==> flow/design.v <==
module JAM (
input CLK,
input RST,
output reg [2:0] W,
output reg [2:0] J,
input [6:0] Cost,
output [3:0] MatchCount,
output [9:0] MinCost,
output Valid );
parameter INIT  = 4'b0000;
parameter COMP  = 4'b0001;
parameter CHAN  = 4'b0010;
parameter FIND  = 4'b0011;
parameter EXCH  = 4'b0100;
parameter REV   = 4'b0101;
parameter GIVE  = 4'b0110;
parameter COUNT = 4'b0111;
parameter VALID = 4'b1000;
reg [3:0] curr_state;
reg [3:0] next_state;
parameter [0:3*128-1] mapTbl = {3'd7, 3'd6, 3'd5, 3'd6, 3'd4, 3'd6, 3'd5, 3'd6, 3'd3, 3'd6, 3'd5, 3'd6, 3'd4, 3'd6, 3'd5, 3'd6,
                            	3'd2, 3'd6, 3'd5, 3'd6, 3'd4, 3'd6, 3'd5, 3'd6, 3'd3, 3'd6, 3'd5, 3'd6, 3'd4, 3'd6, 3'd5, 3'd6,
                            	3'd1, 3'd6, 3'd5, 3'd6, 3'd4, 3'd6, 3'd5, 3'd6, 3'd3, 3'd6, 3'd5, 3'd6, 3'd4, 3'd6, 3'd5, 3'd6,
                	            3'd2, 3'd6, 3'd5, 3'd6, 3'd4, 3'd6, 3'd5, 3'd6, 3'd3, 3'd6, 3'd5, 3'd6, 3'd4, 3'd6, 3'd5, 3'd6,
                		  	    3'd0, 3'd6, 3'd5, 3'd6, 3'd4, 3'd6, 3'd5, 3'd6, 3'd3, 3'd6, 3'd5, 3'd6, 3'd4, 3'd6, 3'd5, 3'd6,
                			    3'd2, 3'd6, 3'd5, 3'd6, 3'd4, 3'd6, 3'd5, 3'd6, 3'd3, 3'd6, 3'd5, 3'd6, 3'd4, 3'd6, 3'd5, 3'd6,
                			    3'd1, 3'd6, 3'd5, 3'd6, 3'd4, 3'd6, 3'd5, 3'd6, 3'd3, 3'd6, 3'd5, 3'd6, 3'd4, 3'd6, 3'd5, 3'd6,
                				3'd2, 3'd6, 3'd5, 3'd6, 3'd4, 3'd6, 3'd5, 3'd6, 3'd3, 3'd6, 3'd5, 3'd6, 3'd4, 3'd6, 3'd5, 3'd6};
reg [0:6] compare;
reg [3:0] permutation [0:7];
reg [3:0] permutation_rot [0:7];
reg [3:0] permutation_ex [0:7];
reg [1:0] FIND_count;
wire [2:0] rot;
wire done;
reg [3:0] matchcount;
reg [9:0] mincost;
always@(posedge CLK) begin
	if(RST) curr_state <= INIT;
	else    curr_state <= next_state; 
end 
always@(*)begin
	case (curr_state)
	INIT  : next_state = COMP;
	COMP  : next_state = CHAN;  
	CHAN  : next_state = FIND;  
	FIND  : if(FIND_count==2) next_state = EXCH;  
	        else next_state = FIND;
	EXCH  : next_state = REV;  
	REV   : next_state = GIVE;  
	GIVE  : next_state = COUNT;
	COUNT : if(done) next_state = VALID;
			else next_state = COMP;
	VALID : next_state =  INIT;
	default : next_state = INIT;
	endcase
end
reg [3:0] count;
reg [9:0] cost;
reg start;
always@(posedge CLK) begin
	if(RST) start <= 0;
	else if(~RST) start <= 1;
	else start <= start;
end 
always@(posedge CLK) begin
	if(RST) begin
		W <= 0;
		J <= 0;
		count <= 1;
	end
	else begin
		W <= count >= 8 ? 0 : count;
		J <= permutation[count >= 8 ? 0 : count];
		if(count == 10) begin
			count <= 2;
			W <= 1;
			J <= permutation[1];
		end
		else begin
			count <= count + 1;
		end
	end
end
always@(posedge CLK) begin
	if(curr_state==INIT) begin
		mincost <= 10'd1023;
		matchcount <= 0;
		cost <= 0;
	end
	else if(start)begin
		cost <= cost + Cost;
		if(count == 10) begin
			if(cost < mincost)begin
				mincost <= cost;
				matchcount <= 1;
			end
			else if(cost == mincost)begin
				matchcount <= matchcount + 1;
			end
			cost <= 0;
		end
	end
end
assign MatchCount = matchcount;
assign MinCost = mincost;
always@(posedge CLK)begin
	if(curr_state == COMP) begin
		compare[6] <= permutation[6] < permutation[7];
		compare[5] <= permutation[5] < permutation[6];
		compare[4] <= permutation[4] < permutation[5];
		compare[3] <= permutation[3] < permutation[4];
		compare[2] <= permutation[2] < permutation[3];
		compare[1] <= permutation[1] < permutation[2];
		compare[0] <= permutation[0] < permutation[1];
	end
end
assign rot = mapTbl[compare*3+:3];
always @(posedge CLK) begin
	if(curr_state == CHAN) begin
  		permutation_rot[0] <= 0<=rot || (0>rot && permutation[0]<permutation[rot]) ? 8 : permutation[0];
  		permutation_rot[1] <= 1<=rot || (1>rot && permutation[1]<permutation[rot]) ? 8 : permutation[1];
  		permutation_rot[2] <= 2<=rot || (2>rot && permutation[2]<permutation[rot]) ? 8 : permutation[2];
  		permutation_rot[3] <= 3<=rot || (3>rot && permutation[3]<permutation[rot]) ? 8 : permutation[3];
  		permutation_rot[4] <= 4<=rot || (4>rot && permutation[4]<permutation[rot]) ? 8 : permutation[4];
  		permutation_rot[5] <= 5<=rot || (5>rot && permutation[5]<permutation[rot]) ? 8 : permutation[5];
  		permutation_rot[6] <= 6<=rot || (6>rot && permutation[6]<permutation[rot]) ? 8 : permutation[6];
  		permutation_rot[7] <= 7<=rot || (7>rot && permutation[7]<permutation[rot]) ? 8 : permutation[7];
  	end
end
reg [2:0] minIdx1;
reg [2:0] minIdx2;
reg [2:0] minIdx3;
reg [2:0] minIdx4;
reg [2:0] minIdx11;
reg [2:0] minIdx22;
reg [2:0] minIdx;
always@(posedge CLK)begin
	if(curr_state==INIT) begin
		FIND_count <= 0;
	end
	if(curr_state==FIND && FIND_count==0)begin
		minIdx4 <= permutation_rot[7] > permutation_rot[6] ? 6 : 7;
		minIdx3 <= permutation_rot[5] > permutation_rot[4] ? 4 : 5;
		minIdx2 <= permutation_rot[3] > permutation_rot[2] ? 2 : 3;
		minIdx1 <= permutation_rot[1] > permutation_rot[0] ? 0 : 1;
		FIND_count <= 1;
	end
	else if(curr_state==FIND && FIND_count==1)begin
		minIdx22 <= permutation_rot[minIdx4] > permutation_rot[minIdx3] ? minIdx3 : minIdx4;
		minIdx11 <= permutation_rot[minIdx2] > permutation_rot[minIdx1] ? minIdx1 : minIdx2;
		FIND_count <= 2;
	end
	else if(curr_state==FIND && FIND_count==2)begin
		minIdx <= permutation_rot[minIdx22] > permutation_rot[minIdx11] ? minIdx11 : minIdx22;
		FIND_count <= 0;
	end
	else begin
		FIND_count <= 0;
	end
end
always@(posedge CLK) begin
	if(curr_state==COMP) begin
		permutation_ex[0] <= permutation[0];
		permutation_ex[1] <= permutation[1];
		permutation_ex[2] <= permutation[2];
		permutation_ex[3] <= permutation[3];
		permutation_ex[4] <= permutation[4];
		permutation_ex[5] <= permutation[5];
		permutation_ex[6] <= permutation[6];
		permutation_ex[7] <= permutation[7];
	end
	else if(curr_state==EXCH) begin
		permutation_ex[rot] <= permutation[minIdx];
		permutation_ex[minIdx] <= permutation[rot];
	end
	else if(curr_state == REV)begin
		if(0>rot)
			permutation_ex[0] <= permutation_ex[7-(0-rot-1)];
		if(1>rot)
			permutation_ex[1] <= permutation_ex[7-(1-rot-1)];
		if(2>rot)
			permutation_ex[2] <= permutation_ex[7-(2-rot-1)];
		if(3>rot)
			permutation_ex[3] <= permutation_ex[7-(3-rot-1)];
		if(4>rot)
			permutation_ex[4] <= permutation_ex[7-(4-rot-1)];
		if(5>rot)
			permutation_ex[5] <= permutation_ex[7-(5-rot-1)];
		if(6>rot)
			permutation_ex[6] <= permutation_ex[7-(6-rot-1)];
		if(7>rot)
			permutation_ex[7] <= permutation_ex[7-(7-rot-1)];
	end
end
always@(posedge CLK)begin
	if(curr_state == INIT) begin
		permutation[0] <= 0;
		permutation[1] <= 1;
		permutation[2] <= 2;
		permutation[3] <= 3;
		permutation[4] <= 4;
		permutation[5] <= 5;
		permutation[6] <= 6;
		permutation[7] <= 7;
	end
	else if(curr_state == GIVE) begin
		permutation[0] <= permutation_ex[0];
		permutation[1] <= permutation_ex[1];
		permutation[2] <= permutation_ex[2];
		permutation[3] <= permutation_ex[3];
		permutation[4] <= permutation_ex[4];
		permutation[5] <= permutation_ex[5];
		permutation[6] <= permutation_ex[6];
		permutation[7] <= permutation_ex[7];
	end
end
assign done = compare==0;
assign Valid = (curr_state == VALID);
endmodule
# ---- From RTL to reports: JAM
# The steps from the RTL of JAM to its reports follow in flow order.
# Lines are those of the file above, counted from 1.
# Operators: Yosys type, input widths -> output width; for muxes data width and select width s.
# Cell names lack the library's common part.
# Not given: -
dict set report setup {
  top {JAM}
  clock_port {CLK}
  library {sky130hd}
  lib_corner {tt_025C_1v80}
}

# ---- Word-level counts
# Yosys after proc, flatten, opt, wreduce and memory -nomap, before mapping. Print and check cells are not counted. Equal cells are merged and count once.
# Memory sizes are those after Yosys's memory passes, which may raise the word count (mostly to a power of two), join words into wider ones and drop unused or constant bits.
dict set report bits {
  ff_bits 101
  mem_bits_rw 32
  mem_count 1
}
dict set report op_classes {
  add_sub_neg 28
  n_mul 1
  cmp 40
  equal 75
  n_shift 1
  mux 128
  logic 5
  n_reduce_logical 37
}
# memory words word_bits line
set memory_table {}
lappend memory_table {permutation_ex 8 4 32} ;# reg [3:0] permutation_ex [0:7];
# operator n
set op_table {}
lappend op_table {{$shiftx 384x10->3 const A} 1}
lappend op_table {{$pmux 4 s8} 9}
lappend op_table {{$mux 4} 65}
lappend op_table {{$eq 3x3->1 const B} 36}
lappend op_table {{$lt 4x4->1} 15}
lappend op_table {{$eq 3x2->1 const B} 18}
lappend op_table {{$mux 1} 40}
lappend op_table {{$sub 1x3->3 const A} 10}
lappend op_table {{$mux 3} 10}
lappend op_table {{$gt 4x4->1} 7}
lappend op_table {{$eq 3x1->1 const B} 9}
lappend op_table {{$logic_not 3->1} 9}
lappend op_table {{$sub 3x2->3 const B} 8}
lappend op_table {{$pmux 3 s8} 1}
lappend op_table {{$mul 7x2->9 const B} 1}
lappend op_table {{$eq 4x3->1 const B} 4}
lappend op_table {{$sub 3x3->3 const A} 4}
lappend op_table {{$gt 3x3->1 const A} 4}
lappend op_table {{$le 3x3->1 const A} 4}
lappend op_table {{$logic_and 1x1->1} 11}
lappend op_table {{$lt 10x10->1} 1}
lappend op_table {{$eq 10x10->1} 1}
lappend op_table {{$add 10x7->10} 1}
lappend op_table {{$sub 9x9->10 const A} 1}
lappend op_table {{$mux 10} 1}
lappend op_table {{$reduce_and 3->1} 3}
lappend op_table {{$logic_or 1x1->1} 8}
lappend op_table {{$add 4x1->4 const B} 2}
# Other operator kinds: 20; their cells: 31.

# ---- Longest topological paths
# Longest topological path by Yosys (ltp), each cell counted once; first at word level (registers and memories cut), then after technology mapping (sequential cells cut; the memories' decode and read muxes count).
dict set report logic_depth {
  depth_word 9
  abc_area 1
  mapped_depth 39
  ltp_nobuf 37
}

# ---- After synthesis
# Source: synth_stat.txt of the flow (Yosys; design flattened, memories mapped). It holds for the ABC_AREA given above (unset counts as 0); a run with the other value may have another netlist.
# Totals and module areas in this step are rounded.
# cell_type n type_area_um2
set types {}
lappend types {edfxtp_1 82 2.46E+03}
lappend types {dfxtp_1 79 1.58E+03}
lappend types {ha_1 121 1.51E+03}
lappend types {nand2_1 381 1.43E+03}
lappend types {inv_1 241 904.618}
lappend types {o21ai_0 160 800.768}
lappend types {nand3_1 137 685.658}
lappend types {a21oi_1 132 660.634}
lappend types {nor2_1 112 420.403}
lappend types {o21ai_1 46 230.221}
lappend types {o211ai_1 29 217.709}
lappend types {o22ai_1 23 143.888}
lappend types {clkbuf_1 35 131.376}
lappend types {a221oi_1 9 78.826}
lappend types {buf_6 7 78.826}
lappend types {o2111ai_1 8 70.067}
lappend types {nor3_1 13 65.062}
lappend types {o221ai_1 7 61.309}
# Other cell types: 44; their cells: 130.
dict set report synth_totals {
  stdcells 1752
  mapped_area_um2 12600
  sequential_area_um2 4044
  ffs 161
}

# ---- Path before layout
# OpenSTA on the mapped netlist: ideal clock, no wires. The path of least setup slack (recovery checks aside). Input and output delay are each 20% of the period. Register names are those of the netlist, which keeps one name where synthesis merged equal registers.
dict set report synth_timing {
  path_kind {register to register}
  start {reg compare[6]}
  end {reg permutation_rot[7][1]}
  clock_period_ns 6.2
  setup_ns 0.257
  launch_ns 0.000
  t_arrival_ns 4.852
  setup_slack_ns 1.091
  delay_ns 5.109
  stages 31
  path_buffers 4
  period_less_setup_slack_ns 5.109
}
# "delay_ns" is the arrival time less input delay plus setup time.
# "stages" counts driving pins, that of a launching flip-flop among them; a cell with two outputs on the path counts twice.
# "period_less_setup_slack_ns" = period - worst setup slack (recovery checks aside). The figure is calculated, with input and output delays left at 20% of the set period.
# Between the ends stands the longest chain of elaborated cells between them, by number of cells; it is not shown to be the way that was timed. Of several equally long chains one is given.
# A line is the first line of the expression or statement that the cell stems from. Yosys adds cells for indexed reads and writes and turns some case tables into memories.
dict set report synth_between {
  cell_sequence {edfxtp_1 buf_2 inv_1 ha_1 fa_1 xnor2_2 clkbuf_1 nand2_1 nand3_1 nand3_1 nand3_1 nand3_1 nand3_2 nand2_4 buf_6 buf_2 ha_1 ha_1 a21oi_1 nand4_2 inv_1 nand2_1 nand2_1 inv_2 ha_1 nand2_1 nand2_1 nand2_1 nand2_1 nand2_1 nor2_1}
  elab_chain_cells 9
  cone_cells 18
  cone_classes {add/sub: 1; mul: 1; compare: 3; eq/ne: 7; shift: 1; mux: 2; reduce/logical: 3}
}
# element line
set synth_lines {}
lappend synth_lines {{from (decl)} 29} ;# reg [0:6] compare;
lappend synth_lines {{from (assign)} 109} ;# compare[6] <= permutation[6] < permutation[7];
lappend synth_lines {{$mul 7x2->9} 118} ;# assign rot = mapTbl[compare*3+:3];
lappend synth_lines {{$sub 9x9->10} -}
lappend synth_lines {{$shiftx 384x10->3} 118}
lappend synth_lines {{$eq 3x3->1} 128} ;# permutation_rot[7] <= 7<=rot || (7>rot && permutation[7]<permutation[rot]) ? 8 : permutation[7];
lappend synth_lines {{$pmux 4 s8} 128}
lappend synth_lines {{$mux 4} 120} ;# if(curr_state == CHAN) begin
lappend synth_lines {{$lt 4x4->1} 128}
lappend synth_lines {{$logic_and 1x1->1} 128}
lappend synth_lines {{$logic_or 1x1->1} 128}
lappend synth_lines {{to (assign)} 128}
lappend synth_lines {{to (decl)} 31} ;# reg [3:0] permutation_rot [0:7];

# ---- Timing after layout
# Path of least setup slack in the final report of run 1 (OpenROAD, finished layout, wires in). Where an end is a register, its clock arrival counts in the times.
dict set report layout_timing {
  path_kind {register to register}
  start {reg compare[6]}
  end {reg permutation_rot[1][2]}
  clock_period_ns 7.61
  setup_ns 0.27
  launch_ns 0.48
  t_arrival_ns 7.40
  setup_slack_ns 0.42
  stages 30
  path_buffers 4
}
# Between the ends stands the longest chain of elaborated cells between them, by number of cells; it is not shown to be the way that was timed. Of several equally long chains one is given.
dict set report layout_between {
  cell_sequence {edfxtp_1 buf_2 inv_1 ha_1 fa_1 xnor2_2 clkbuf_1 nand2_1 nand3_1 nand3_1 nand3_1 nand3_1 nand3_2 nand2_4 buf_6 buf_2 ha_1 ha_1 inv_1 o22ai_1 nor4_2 nand2_1 inv_2 ha_1 nand2_1 nand2_1 nand2_1 nand2_1 nand2_1 nor2_1}
  elab_chain_cells 9
  cone_cells 18
  cone_classes {add/sub: 1; mul: 1; compare: 3; eq/ne: 7; shift: 1; mux: 2; reduce/logical: 3}
}
# element line
set layout_lines {}
lappend layout_lines {{from (decl)} 29} ;# reg [0:6] compare;
lappend layout_lines {{from (assign)} 109} ;# compare[6] <= permutation[6] < permutation[7];
lappend layout_lines {{$mul 7x2->9} 118} ;# assign rot = mapTbl[compare*3+:3];
lappend layout_lines {{$sub 9x9->10} -}
lappend layout_lines {{$shiftx 384x10->3} 118}
lappend layout_lines {{$eq 3x3->1} 122} ;# permutation_rot[1] <= 1<=rot || (1>rot && permutation[1]<permutation[rot]) ? 8 : permutation[1];
lappend layout_lines {{$pmux 4 s8} 122}
lappend layout_lines {{$mux 4} 120} ;# if(curr_state == CHAN) begin
lappend layout_lines {{$lt 4x4->1} 122}
lappend layout_lines {{$logic_and 1x1->1} 122}
lappend layout_lines {{$logic_or 1x1->1} 122}
lappend layout_lines {{to (assign)} 122}
lappend layout_lines {{to (decl)} 31} ;# reg [3:0] permutation_rot [0:7];

# Flow measurements of JAM on sky130hd: 6 stored runs with different settings, listed in no order. Input and output delays are each 20% of the period that was set; the output load is 0.01 pF.
# "timing.achieved_period_ns" is the run's clock period less its worst setup slack. It is reckoned from that one timing run; input and output delays stay at 20% of the period that was set.
# "worst_path_time_ns": the worst setup path's part of the clock period (all of it between registers, 20% less for each end at a port) less its slack. A launch clock that arrives late makes it longer, a capture clock that arrives late makes it shorter.
# "power_uw": no workload was simulated; the value follows from the tool's default switching activity.
# Measured values are rounded.
run="run 1" settings ABC_AREA=1 CELL_PAD_IN_SITES_DETAIL_PLACEMENT=0 CELL_PAD_IN_SITES_GLOBAL_PLACEMENT=3 CORE_ASPECT_RATIO=0.96 CORE_MARGIN=6 CORE_UTILIZATION=26 CTS_CLUSTER_DIAMETER=355 CTS_CLUSTER_SIZE=99 GPL_ROUTABILITY_DRIVEN=1 GPL_TIMING_DRIVEN=0 HOLD_SLACK_MARGIN=-0.08 MAX_ROUTING_LAYER="met4" MIN_ROUTING_LAYER="met1" SLEW_MARGIN=20 TNS_END_PERCENT=45 period_ns=7.61 CAP_MARGIN=20
run="run 1" results timing.hold.ws_ns=0.447 total_negative_slack_ns=0.000 design.die.area_um2=53870 timing.achieved_period_ns=7.186 synthesis_area_um2=12600 post_route_util_pct=30.1 ws_setup_ns=0.424 worst_path_time_ns=7.19 worst_setup_path_type="register to register" power_uw=2095 final_stdcell_area_um2=14280
run="run 2" settings CORE_ASPECT_RATIO=0.73 CTS_CLUSTER_DIAMETER=327 HOLD_SLACK_MARGIN=0.25 SETUP_SLACK_MARGIN=1.69 SLEW_MARGIN=15 TNS_END_PERCENT=55 period_ns=7.64 CAP_MARGIN=20 CORE_MARGIN=2 CORE_UTILIZATION=40
run="run 2" results timing.hold.ws_ns=0.455 total_negative_slack_ns=0.000 design.die.area_um2=36400 timing.achieved_period_ns=6.033 synthesis_area_um2=13950 post_route_util_pct=48.0 ws_setup_ns=1.607 worst_path_time_ns=6.03 worst_setup_path_type="register to register" power_uw=2052 final_stdcell_area_um2=16520
run="run 3" settings period_ns=6.2 CAP_MARGIN=20 CORE_MARGIN=2 CORE_UTILIZATION=40 SLEW_MARGIN=20
run="run 3" results timing.hold.ws_ns=0.474 total_negative_slack_ns=0.000 design.die.area_um2=36380 timing.achieved_period_ns=6.097 synthesis_area_um2=13950 post_route_util_pct=47.5 ws_setup_ns=0.103 worst_path_time_ns=6.10 worst_setup_path_type="register to register" power_uw=2570 final_stdcell_area_um2=16360
run="run 4" settings CORE_ASPECT_RATIO=0.56 CTS_CLUSTER_DIAMETER=25 period_ns=7.64 CAP_MARGIN=20 CORE_MARGIN=2 CORE_UTILIZATION=40 SLEW_MARGIN=20
run="run 4" results timing.hold.ws_ns=0.461 total_negative_slack_ns=0.000 design.die.area_um2=36450 timing.achieved_period_ns=7.227 synthesis_area_um2=13950 post_route_util_pct=44.4 ws_setup_ns=0.413 worst_path_time_ns=7.23 worst_setup_path_type="register to register" power_uw=2066 final_stdcell_area_um2=15320
run="run 5" settings CELL_PAD_IN_SITES_GLOBAL_PLACEMENT=1 CORE_MARGIN=5 CORE_UTILIZATION=26 CTS_CLUSTER_SIZE=44 GPL_ROUTABILITY_DRIVEN=1 MAX_ROUTING_LAYER="met5" PLACE_DENSITY_LB_ADDON=0.29 SLEW_MARGIN=30 TNS_END_PERCENT=45 period_ns=3.5 CAP_MARGIN=20
run="run 5" results timing.hold.ws_ns=0.459 total_negative_slack_ns=-172.9 design.die.area_um2=58390 timing.achieved_period_ns=5.919 synthesis_area_um2=13950 post_route_util_pct=36.5 ws_setup_ns=-2.419 worst_path_time_ns=5.92 worst_setup_path_type="register to register" power_uw=4544 final_stdcell_area_um2=19270
run="run 6" settings CAP_MARGIN=15 CORE_UTILIZATION=68 CTS_CLUSTER_DIAMETER=330 GPL_TIMING_DRIVEN=1 PLACE_DENSITY_LB_ADDON=0.2 TNS_END_PERCENT=25 period_ns=6.2 CORE_MARGIN=2 SLEW_MARGIN=20
run="run 6" results timing.hold.ws_ns=0.465 total_negative_slack_ns=0.000 design.die.area_um2=21680 timing.achieved_period_ns=6.138 synthesis_area_um2=13950 post_route_util_pct=79.0 ws_setup_ns=0.062 worst_path_time_ns=6.14 worst_setup_path_type="register to register" power_uw=2550 final_stdcell_area_um2=15940
